==> flow/design.v <==
module n_delay #(
    parameter  int unsigned Latency    = 1,
    parameter  int unsigned Width      = 8,
    localparam int unsigned LatencyMin = Latency == 0 ? 1 : Latency
) (
    input  logic                        clk_i,
    input  logic                        en_i,
    input  logic                        rst_ni,
    input  logic [           Width-1:0] data_i,
    output logic [           Width-1:0] data_o,
    output logic [LatencyMin*Width-1:0] buffer_o
);
  logic [(Latency+1)-1:0][Width-1:0] buffer_temp;
  assign buffer_temp[0] = data_i;
  assign data_o = buffer_temp[(Latency+1)-1];
  for (genvar n = 0; n < Latency; n++) begin : gen_buffer
    always_ff @(posedge clk_i)
      if (!rst_ni) buffer_temp[n+1] <= '0;
      else if (en_i) buffer_temp[n+1] <= buffer_temp[n];
  end
  if (Latency == 0) assign buffer_o = data_i;
  else if (Latency == 1) assign buffer_o = buffer_temp[0];
  else assign buffer_o = buffer_temp[Latency-1:0];
endmodule
(* use_dsp = "yes" *)
module integer_multiplier #(
    parameter  int unsigned WidthX  = 4,
    parameter  int unsigned WidthK  = 8,
    parameter  int unsigned Latency = 1,
    localparam int unsigned WidthY  = WidthX + WidthK
) (
    input  logic                     clk_i,
    input  logic                     rst_ni,
    input  logic                     en_i,
    input  logic signed [WidthX-1:0] x_i,
    input  logic signed [WidthK-1:0] k_i,
    output logic signed [WidthY-1:0] y_o
);
  logic signed [WidthY-1:0] temp_mul;
  always_ff @(posedge clk_i)
    if (!rst_ni) temp_mul <= '0;
    else if (en_i) temp_mul <= $signed(x_i) * $signed(k_i);
  n_delay #(
      .Latency(Latency - 1),
      .Width  (WidthY)
  ) i_mac_delay (
      .clk_i   (clk_i),
      .en_i    (en_i),
      .rst_ni  (rst_ni),
      .data_i  (temp_mul),
      .data_o  (y_o),
      .buffer_o()
  );
endmodule
(* use_dsp = "yes" *)
module minifloat_multiplier #(
    parameter  int unsigned ExpWidthX   = 4,
    parameter  int unsigned ExpWidthK   = 4,
    parameter  int unsigned ManWidthX   = 3,
    parameter  int unsigned ManWidthK   = 3,
    parameter  int unsigned Latency     = 1,
    localparam int unsigned WidthX      = 1 + ExpWidthX + ManWidthX,
    localparam int unsigned WidthK      = 1 + ExpWidthK + ManWidthK,
    localparam int unsigned ManWidthMax = ((ManWidthX > ManWidthK) ? ManWidthX : ManWidthK),
    localparam int unsigned ExpWidthMax = ((ExpWidthX > ExpWidthK) ? ExpWidthX : ExpWidthK),
    localparam int unsigned WidthY      = 2 * (ManWidthMax + (2 ** ExpWidthMax))
) (
    input  logic                     clk_i,
    input  logic                     rst_ni,
    input  logic                     en_i,
    input  logic        [WidthX-1:0] x_i,
    input  logic        [WidthK-1:0] k_i,
    output logic signed [WidthY-1:0] y_o
);
  logic sign_x, sign_k;
  logic [ExpWidthX-1:0] exp_x;
  logic [ExpWidthK-1:0] exp_k;
  logic [ManWidthX-1:0] man_x;
  logic [ManWidthK-1:0] man_k;
  logic norm_x, norm_k;
  logic [(ManWidthX+1)-1:0] ext_man_x;   
  logic [(ManWidthK+1)-1:0] ext_man_k;   
  logic signed [(ManWidthX-1)+2:0] signed_man_x;   
  logic signed [(ManWidthK-1)+2:0] signed_man_k;   
  logic signed [WidthY-1:0] fixed_product;
  always_comb begin
    {sign_x, exp_x, man_x} = x_i;
    {sign_k, exp_k, man_k} = k_i;
    {norm_x, norm_k} = {|exp_x, |exp_k};
    ext_man_x = {norm_x, man_x};   
    ext_man_k = {norm_k, man_k};   
    signed_man_x = sign_x ? -ext_man_x : ext_man_x;   
    signed_man_k = sign_k ? -ext_man_k : ext_man_k;   
    fixed_product = ($signed(signed_man_x) * $signed(signed_man_k)) <<
        ($unsigned({1'b0, exp_x} + {1'b0, exp_k}) - $unsigned(norm_x) - $unsigned(norm_k));
  end
  logic signed [WidthY-1:0] temp_mul;
  always_ff @(posedge clk_i) begin
    if (!rst_ni) temp_mul <= '0;
    else if (en_i) temp_mul <= fixed_product;
  end
  n_delay #(
      .Latency(Latency - 1),
      .Width  (WidthY)
  ) i_mac_delay (
      .clk_i   (clk_i),
      .en_i    (en_i),
      .rst_ni  (rst_ni),
      .data_i  (temp_mul),
      .data_o  (y_o),
      .buffer_o()
  );
endmodule
module acc #(
    parameter int unsigned WidthX  = 4,
    parameter int unsigned WidthY  = 16,
    parameter int unsigned Latency = 1
) (
    input  logic                     clk_i,
    input  logic                     rst_ni,
    input  logic                     en_i,
    input  logic                     x_valid_i,
    input  logic                     first_i,
    input  logic signed [WidthX-1:0] x_i,
    output logic signed [WidthY-1:0] y_o
);
  logic signed [WidthY-1:0] temp_acc;
  always_ff @(posedge clk_i)
    if (!rst_ni) temp_acc <= '0;
    else if (en_i && x_valid_i) begin
      temp_acc <= WidthY'($signed(x_i)) + $signed(first_i ? WidthY'(0) : temp_acc);
    end
  n_delay #(
      .Latency(Latency - 1),
      .Width  (WidthY)
  ) i_mac_delay (
      .clk_i   (clk_i),
      .en_i    (en_i),
      .rst_ni  (rst_ni),
      .data_i  (temp_acc),
      .data_o  (y_o),
      .buffer_o()
  );
endmodule
module tri_buffer #(
    parameter int unsigned Width = 8,
    parameter int unsigned Size  = 4
) (
    input  logic                       clk_i,
    input  logic                       rst_ni,
    input  logic                       en_i,
    input  logic [Size-1:0][Width-1:0] x_i,
    output logic [Size-1:0][Width-1:0] y_o
);
  logic signed [Size-1:0][Size-1:0][Width-1:0] buffer;  
  assign buffer[0] = x_i;   
  for (genvar row = 1; row < Size; row++) begin : gen_row   
    for (genvar col = row; col < Size; col++) begin : gen_col   
      always_ff @(posedge clk_i)
        if (!rst_ni) buffer[row][col] <= 0;
        else if (en_i) buffer[row][col] <= buffer[row-1][col];
    end
  end
  for (genvar col = 0; col < Size; col++) begin : gen_output   
    assign y_o[col] = buffer[col][col];   
  end
endmodule
module axis_sa #(
    parameter int unsigned LatencyMul = 1,
    parameter int unsigned LatencyAcc = 1,
    parameter int unsigned Rows = 4,
    parameter int unsigned Cols = 8,
    parameter int unsigned WidthY = 16,   
    parameter int unsigned MacType = 0,   
    parameter int unsigned WidthX = 4,
    parameter int unsigned WidthK = 8,
    parameter int unsigned ExpWidthX = 4,
    parameter int unsigned ExpWidthK = 4,
    parameter int unsigned ManWidthX = 3,
    parameter int unsigned ManWidthK = 3,
    parameter int unsigned WidthM = WidthX + WidthK,   
    localparam int unsigned FpWidthX = 1 + ExpWidthX + ManWidthX,
    localparam int unsigned FpWidthK = 1 + ExpWidthK + ManWidthK,
    localparam int unsigned ManWidthMax = ((ManWidthX > ManWidthK) ? ManWidthX : ManWidthK),
    localparam int unsigned ExpWidthMax = ((ExpWidthX > ExpWidthK) ? ExpWidthX : ExpWidthK),
    localparam int unsigned FpWidthM = 2 * (ManWidthMax + (2 ** ExpWidthMax)),
    localparam int unsigned DiagLen = (Rows + Cols) - 1,
    localparam int unsigned ActualWidthX = (MacType == 0) ? WidthX : FpWidthX,
    localparam int unsigned ActualWidthK = (MacType == 0) ? WidthK : FpWidthK,
    localparam int unsigned ActualWidthM = (MacType == 0) ? WidthY : FpWidthM
) (
    input  logic                              clk_i,
    input  logic                              rst_ni,
    input  logic                              s_valid_i,
    input  logic                              s_last_i,
    input  logic                              m_ready_i,
    output logic                              s_ready_o,
    output logic                              m_valid_o,
    output logic                              m_last_o,
    input  logic [Rows-1:0][ActualWidthX-1:0] sx_data_i,
    input  logic [Cols-1:0][ActualWidthK-1:0] sk_data_i,
    output logic [Rows-1:0][      WidthY-1:0] m_data_o
);
  logic en_mac, en_shift;
  logic [Rows-1:0][ActualWidthX-1:0] xi_delayed;
  logic [Cols-1:0][ActualWidthK-1:0] ki_delayed, sk_reversed;
  logic [Rows-1:0][Cols-1:0][ActualWidthX-1:0] xi;
  logic [Rows-1:0][Cols-1:0][ActualWidthK-1:0] ki;
  logic [Rows-1:0][Cols-1:0][ActualWidthM-1:0] mo;
  logic [Rows-1:0][Cols-1:0][WidthY-1:0] ao, ro;
  logic [DiagLen-1:0] r_valid, r_last, r_copy, r_clear, conflict, a_valid, m_first;
  logic [LatencyMul+LatencyAcc+DiagLen-1:0] valid, vlast;
  assign en_mac   = !(|conflict);  
  assign en_shift = r_valid[DiagLen-1] && m_ready_i;   
  logic busy, s_fire;
  assign s_ready_o = en_mac && !busy;
  assign s_fire = s_valid_i && s_ready_o;
  always_ff @(posedge clk_i)
    if (!rst_ni) busy <= 1'b0;
    else if (s_fire && s_last_i) busy <= 1'b1;
    else if (m_valid_o && m_ready_i && m_last_o) busy <= 1'b0;
  for (genvar c = 0; c < Cols; c++) assign sk_reversed[c] = sk_data_i[Cols-1-c];
  tri_buffer #(
      .Width(ActualWidthX),
      .Size (Rows)
  ) i_tri_x (
      .clk_i (clk_i),
      .rst_ni(rst_ni),
      .en_i  (en_mac),
      .x_i   (sx_data_i),
      .y_o   (xi_delayed)
  );
  tri_buffer #(
      .Width(ActualWidthK),
      .Size (Cols)
  ) i_tri_k (
      .clk_i (clk_i),
      .rst_ni(rst_ni),
      .en_i  (en_mac),
      .x_i   (sk_reversed),
      .y_o   (ki_delayed)
  );
  n_delay #(
      .Latency(LatencyMul + LatencyAcc + DiagLen),
      .Width  (1)
  ) i_valid (
      .clk_i   (clk_i),
      .en_i    (en_mac),
      .rst_ni  (rst_ni),
      .data_i  (s_valid_i && !busy),
      .data_o  (),
      .buffer_o(valid)
  );
  n_delay #(
      .Latency(LatencyMul + LatencyAcc + DiagLen),
      .Width  (1)
  ) i_vlast (
      .clk_i   (clk_i),
      .en_i    (en_mac),
      .rst_ni  (rst_ni),
      .data_i  (s_valid_i && !busy && s_last_i),
      .data_o  (),
      .buffer_o(vlast)
  );
  for (genvar r = 0; r < Rows; r++) begin
    for (genvar c = 0; c < Cols; c++) begin
      if (c == 0) assign xi[r][c] = xi_delayed[r];
      else   
        always_ff @(posedge clk_i)
          if (!rst_ni) xi[r][c] <= '0;
          else if (en_mac) xi[r][c] <= xi[r][c-1];
      if (r == 0) assign ki[r][c] = ki_delayed[c];
      else   
        always_ff @(posedge clk_i)
          if (!rst_ni) ki[r][c] <= '0;
          else if (en_mac) ki[r][c] <= ki[r-1][c];
    end
  end
  for (genvar r = 0; r < Rows; r++) begin : MR
    for (genvar c = 0; c < Cols; c++) begin : MC
      if (MacType == 0) begin
        logic signed [WidthM-1:0] mul_y;
        assign mo[r][c] = ActualWidthM'(mul_y);
        integer_multiplier #(
            .WidthX (WidthX),
            .WidthK (WidthK),
            .Latency(LatencyMul)
        ) MUL (
            .clk_i (clk_i),
            .rst_ni(rst_ni),
            .en_i  (en_mac),
            .x_i   (xi[r][c]),
            .k_i   (ki[r][c]),
            .y_o   (mul_y)
        );
      end else begin
        minifloat_multiplier #(
            .ExpWidthX(ExpWidthX),
            .ExpWidthK(ExpWidthK),
            .ManWidthX(ManWidthX),
            .ManWidthK(ManWidthK),
            .Latency  (LatencyMul)
        ) MUL (
            .clk_i (clk_i),
            .rst_ni(rst_ni),
            .en_i  (en_mac),
            .x_i   (xi[r][c]),
            .k_i   (ki[r][c]),
            .y_o   (mo[r][c])
        );
      end
    end
  end
  for (genvar d = 0; d < DiagLen; d++) begin
    always_ff @(posedge clk_i)
      if (!rst_ni) m_first[d] <= 1'b1;
      else if (valid[LatencyMul+d]) m_first[d] <= vlast[LatencyMul+d];
  end
  for (genvar r = 0; r < Rows; r++) begin : AR
    for (genvar c = 0; c < Cols; c++) begin : AC
      localparam d = (r + c);
      acc #(
          .WidthX (ActualWidthM),
          .WidthY (WidthY),
          .Latency(LatencyAcc)
      ) ACC (
          .clk_i    (clk_i),
          .rst_ni   (rst_ni),
          .en_i     (en_mac),
          .x_valid_i(valid[LatencyMul+d]),
          .first_i  (m_first[d]),
          .x_i      (mo[r][c]),
          .y_o      (ao[r][c])
      );
    end
  end
  for (genvar d = 0; d < DiagLen; d++) begin
    if (d == 0) assign r_last[0] = r_valid[0];
    else
      always_ff @(posedge clk_i)
        if (!rst_ni) r_last[d] <= 0;
        else if (en_shift)
          if ((d >= (Cols - 1)) && m_last_o)
            r_last[d] <= 0;   
          else r_last[d] <= r_last[d-1];   
    always_ff @(posedge clk_i)
      if (!rst_ni) a_valid[d] <= 0;
      else if (en_mac) a_valid[d] <= vlast[LatencyMul+LatencyAcc+d-1];
    assign conflict [d] = a_valid[d]  &&  r_valid[d];  
    assign r_copy   [d] = a_valid[d]  && !r_valid[d];  
    assign r_clear[d] = en_shift && r_last[d];   
    always_ff @(posedge clk_i)
      if (!rst_ni) r_valid[d] <= 0;
      else if ((d >= (Cols - 1)) && en_shift && m_last_o)
        r_valid[d] <= 0;   
      else if (r_copy[d]) r_valid[d] <= 1;
      else if (r_clear[d]) r_valid[d] <= 0;
  end
  for (genvar r = 0; r < Rows; r++) begin
    for (genvar c = 0; c < Cols; c++) begin
      if (c == 0) begin
        always_ff @(posedge clk_i)
          if (!rst_ni) ro[r][0] <= '0;
          else if (r_copy[(r + 0)]) ro[r][0] <= ao[r][0];
      end else begin
        always_ff @(posedge clk_i)
          if (!rst_ni) ro[r][c] <= '0;
          else if (r_copy[(r + c)]) ro[r][c] <= ao[r][c];
          else if (en_shift) ro[r][c] <= ro[r][c-1];
      end
    end
  end
  assign m_valid_o = r_valid[DiagLen-1];
  assign m_last_o  = r_last[Cols-1];
  for (genvar r = 0; r < Rows; r++) assign m_data_o[r] = ro[r][Cols-1];
endmodule
module sa_top (
    input  logic          clk_i,
    input  logic          rst_ni,
    input  logic          s_valid_i,
    input  logic          s_last_i,
    input  logic          m_ready_i,
    output logic          s_ready_o,
    output logic          m_valid_o,
    output logic          m_last_o,
    input  logic [ 15:0]  sx_data_i,
    input  logic [ 63:0]  sk_data_i,
    output logic [ 63:0]  m_data_o
);
  axis_sa #(
      .LatencyMul(1),
      .LatencyAcc(1),
      .Rows      (4),
      .Cols      (8),
      .WidthY    (16),
      .MacType   (0),
      .WidthX    (4),
      .WidthK    (8)
  ) i_sa (
      .clk_i    (clk_i),
      .rst_ni   (rst_ni),
      .s_valid_i(s_valid_i),
      .s_last_i (s_last_i),
      .m_ready_i(m_ready_i),
      .s_ready_o(s_ready_o),
      .m_valid_o(m_valid_o),
      .m_last_o (m_last_o),
      .sx_data_i(sx_data_i),
      .sk_data_i(sk_data_i),
      .m_data_o (m_data_o)
  );
endmodule
---- Step by step through the tools: sa_top ----
Tool output for the design above, in the order of the flow.
Line numbers count from 1 in the design file above.
Operators: Yosys type, input widths -> output width; for muxes data width and select width s.
A cell with - has no value.
set-up
  top module .............................. sa_top
  clock port .............................. clk_i
  library ................................. sky130hd
  corner .................................. tt_025C_1v80

---- After elaboration ----
Source: Yosys, flattened and elaborated, memories not mapped. Widths are those after wreduce. Registers that Yosys merges into a memory's read port (data or address) are not register bits. Print and check cells do not count. Equal cells are merged and count once.
storage and ports
  bits in registers ....................... 2013
  bits of input ports ..................... 85
  output and inout port bits .............. 67
cells by class
  add/subtract/negate cells ............... 32
  multiply operators ...................... 32
  multiplexer cells ....................... 109
  bitwise logic cells ..................... 1
  reduce/logical cells .................... 80
operators with widths
  cell               count
  $mul 4x8->12       32
  $mux 16            88
  $add 12x16->16     32
  $logic_and 1x1->1  47
  $reduce_bool 2->1  18
  $mux 1             21
  $logic_not 1->1    13
  $reduce_or 11->1   1
  $reduce_or 2->1    1
  $not 1->1          1

---- Depth ----
Depth = most cells in a row (Yosys ltp): at word level without a register or memory, in the mapped netlist without a sequential cell, where the memories' decode and read muxes count.
logic depth
  depth after elaboration ................. 7
  ABC_AREA ................................ 1
  depth in mapped cells ................... 19

---- Netlist ----
The flow's flattened synthesis, as Yosys stat reports it; memories are mapped. The netlist is that of the ABC_AREA named above (0 if unset); the other value can give another one.
cell types
  cell type                  count
  sky130_fd_sc_hd__dfxtp_1   2013
  sky130_fd_sc_hd__ha_1      1120
  sky130_fd_sc_hd__nand2_1   3743
  sky130_fd_sc_hd__o21ai_0   2358
  sky130_fd_sc_hd__fa_1      576
  sky130_fd_sc_hd__inv_1     2826
  sky130_fd_sc_hd__a21oi_1   1935
  sky130_fd_sc_hd__nor2_1    2345
  sky130_fd_sc_hd__nand3_1   851
  sky130_fd_sc_hd__clkbuf_1  674
  sky130_fd_sc_hd__xor2_1    202
  sky130_fd_sc_hd__xnor2_1   200
  sky130_fd_sc_hd__buf_2     165
  sky130_fd_sc_hd__nand4_1   88
  sky130_fd_sc_hd__buf_4     71
  sky130_fd_sc_hd__or2_2     80
  sky130_fd_sc_hd__o21a_1    62
  sky130_fd_sc_hd__a21boi_0  46
Other cell types: 17; their cells: 282.
synthesis totals
  cells in the netlist .................... 19637
  cell area after synthesis ............... 135951.6 um2
  flip-flop cells ......................... 2013
  buffer cells ............................ 948

---- Path before layout ----
Source: OpenSTA report_checks on the synthesized netlist (no wires, ideal clock, input and output delay 20% of the period each), path of least setup slack; recovery checks are left aside. Register names are those of the netlist, which keeps one name where synthesis merged equal registers.
path post-synthesis
  path type ............................... input to register
  start ................................... input port sx_data_i[1]
  end ..................................... register i_sa.MR[0].MC[0].genblk1.MUL.temp_mul[9]
  period .................................. 4200 ps
  input delay ............................. 840 ps
  library setup time ...................... 120 ps
  launch time at the first pin ............ 840 ps
  data arrival time ....................... 3823 ps
  required time ........................... 4080 ps
  path slack .............................. 257 ps
  delay of the path ....................... 3103 ps
  stages on the path ...................... 13
  synthesis period reached ................ 3943 ps
"delay of the path" is the arrival time less input delay plus setup time.
"stages on the path" counts driving pins, that of a launching flip-flop among them; a cell with two outputs on the path counts twice.
"synthesis period reached" = period - worst setup slack (recovery checks aside). The figure is calculated, with input and output delays left at 20% of the set period.
The rows between start and end are the longest chain of elaborated cells between them; the timing report does not say that the signal goes this way. Where chains are equally long, one stands for them.
A line is the first line of the expression or statement that the cell stems from. Yosys adds cells for indexed reads and writes and turns some case tables into memories.
on the way, post-synthesis
  path through ............................ sky130_fd_sc_hd__clkbuf_1 -> sky130_fd_sc_hd__nand2_1 -> sky130_fd_sc_hd__fa_1 -> sky130_fd_sc_hd__fa_1 -> sky130_fd_sc_hd__inv_1 -> sky130_fd_sc_hd__fa_1 -> sky130_fd_sc_hd__ha_1 -> sky130_fd_sc_hd__fa_1 -> sky130_fd_sc_hd__nand3_1 -> sky130_fd_sc_hd__nand2_1 -> sky130_fd_sc_hd__a21oi_1 -> sky130_fd_sc_hd__xor2_1 -> sky130_fd_sc_hd__a21oi_1
  cells in the longest elaborated chain ... 1
RTL lines, path post-synthesis
  what                RTL line  text
  start: declaration  386       input  logic [ 15:0]  sx_data_i,
  $mul 4x8->12        42        else if (en_i) temp_mul <= $signed(x_i) * $signed(k_i);
  end: assignment     41        if (!rst_ni) temp_mul <= '0;
  end: assignment     42
  end: declaration    39        logic signed [WidthY-1:0] temp_mul;

---- Path in the finished layout ----
Path of least setup slack in the final report of stored run 2 (OpenROAD, finished layout, wires in). Where an end is a register, its clock arrival counts in the times.
The report prints the path's times to 10 ps; the period is as set.
path post-layout
  path type ............................... register to output
  start ................................... register i_sa.a_valid[2]
  end ..................................... output port s_ready_o
  period .................................. 5800 ps
  external output delay ................... 1160 ps
  launch time at the first pin ............ 930 ps
  data arrival time ....................... 3090 ps
  required time ........................... 4640 ps
  path slack .............................. 1550 ps
  stages on the path ...................... 7
The rows between start and end are the longest chain of elaborated cells between them; the timing report does not say that the signal goes this way. Where chains are equally long, one stands for them.
on the way, post-layout
  path through ............................ sky130_fd_sc_hd__dfxtp_1 -> sky130_fd_sc_hd__nand2_1 -> sky130_fd_sc_hd__nand3_2 -> sky130_fd_sc_hd__nor2_4 -> sky130_fd_sc_hd__nand2_8 -> sky130_fd_sc_hd__nor2_4 -> sky130_fd_sc_hd__clkdlybuf4s50_1
  cells in the longest elaborated chain ... 4
RTL lines, path post-layout
  what                RTL line  text
  start: declaration  211       logic [DiagLen-1:0] r_valid, r_last, r_copy, r_clear, conflict, a_valid, m_first;
  start: assignment   347       if (!rst_ni) a_valid[d] <= 0;
  start: assignment   348       else if (en_mac) a_valid[d] <= vlast[LatencyMul+LatencyAcc+d-1];
  $logic_and 1x1->1   349       assign conflict [d] = a_valid[d]  &&  r_valid[d];
  $reduce_or 11->1    213       assign en_mac   = !(|conflict);
  $logic_not 1->1     213
  $logic_and 1x1->1   216       assign s_ready_o = en_mac && !busy;
  end: declaration    383       output logic          s_ready_o,

Stored flow runs of sa_top (2 of them; Yosys, OpenROAD, sky130hd). They differ in their settings and are not a sequence. Constraints: input delay and output delay 20% of the set period each, output load 0.01 pF.
"achieved clock period" is the run's clock period less its worst setup slack. It is reckoned from that one timing run; input and output delays stay at 20% of the period that was set.
"critical path time" is the time allowed to the run's worst setup path (the clock period less input and output delay, where it has them) less its slack. Clock arrival times count: a late capture clock shortens it, a late launch clock lengthens it.
"total power after layout": no workload was simulated; the value follows from the tool's default switching activity.
"critical path time" is known to 10 ps.

======== stored run 1 ========
==> flow/run.sh <==
#!/bin/bash
# the make line also repeats the synthesis and layout settings of config.mk as NAME=value (left out here)
make -C /OpenROAD-flow-scripts/flow DESIGN_CONFIG=/design/flow/config.mk WORK_HOME=/design/flow/orfs CLKGATE_MAP_FILE= finish
==> flow/config.mk <==
export PLATFORM = sky130hd
export DESIGN_NAME = sa_top
export DESIGN_NICKNAME = sa_top
export VERILOG_FILES = /design/flow/design.v
export SDC_FILE = /design/flow/constraint.sdc
export NUM_CORES = 4
export LEC_CHECK = 0
export CAP_MARGIN = 20
export CELL_PAD_IN_SITES_DETAIL_PLACEMENT = 2
export CELL_PAD_IN_SITES_GLOBAL_PLACEMENT = 2
export CORE_ASPECT_RATIO = 0.62
export CORE_MARGIN = 8
export CORE_UTILIZATION = 45
export CTS_CLUSTER_DIAMETER = 319
export CTS_CLUSTER_SIZE = 42
export GPL_TIMING_DRIVEN = 0
export HOLD_SLACK_MARGIN = -0.01
export MAX_ROUTING_LAYER = met4
export PLACE_DENSITY = 0.56
export SETUP_SLACK_MARGIN = -0.22
export SLEW_MARGIN = 0
==> flow/constraint.sdc <==
create_clock -name core_clock -period 2.51 [get_ports {clk_i}]
set_input_delay 0.5020 -clock core_clock [delete_from_list [all_inputs] [get_ports {clk_i}]]
set_output_delay 0.5020 -clock core_clock [all_outputs]
set_load 0.01 [all_outputs]

-------- stored run 1 --------
  not finished: clock tree synthesis ended with error DPL-0033

======== stored run 2 ========
==> flow/run.sh <==
#!/bin/bash
# the make line also repeats the synthesis and layout settings of config.mk as NAME=value (left out here)
make -C /OpenROAD-flow-scripts/flow DESIGN_CONFIG=/design/flow/config.mk WORK_HOME=/design/flow/orfs CLKGATE_MAP_FILE= finish
==> flow/config.mk <==
export PLATFORM = sky130hd
export DESIGN_NAME = sa_top
export DESIGN_NICKNAME = sa_top
export VERILOG_FILES = /design/flow/design.v
export SDC_FILE = /design/flow/constraint.sdc
export NUM_CORES = 4
export LEC_CHECK = 0
export ABC_AREA = 1
export CAP_MARGIN = 20
export CELL_PAD_IN_SITES_GLOBAL_PLACEMENT = 2
export CORE_MARGIN = 2
export CORE_UTILIZATION = 22
export HOLD_SLACK_MARGIN = -0.01
export PLACE_DENSITY = 0.6
export SETUP_SLACK_MARGIN = 1.36
export SLEW_MARGIN = 20
==> flow/constraint.sdc <==
create_clock -name core_clock -period 5.8 [get_ports {clk_i}]
set_input_delay 1.1600 -clock core_clock [delete_from_list [all_inputs] [get_ports {clk_i}]]
set_output_delay 1.1600 -clock core_clock [all_outputs]
set_load 0.01 [all_outputs]

-------- measured, stored run 2 --------
  utilization after layout ................ 25.2%
  total power after layout ................ 35009 µW
  critical path time ...................... 3090 ps
  type of the worst setup path ............ register to output
  chip area after synthesis (Yosys) ....... 135951.6 um2
  achieved clock period ................... 4250 ps
  die area ................................ 624266.0 um2
  standard-cell area after routing ........ 155253.0 um2
  setup slack of the critical path ........ 1550 ps
  total negative setup slack .............. 0 ps
  worst hold slack in the final report .... 441 ps
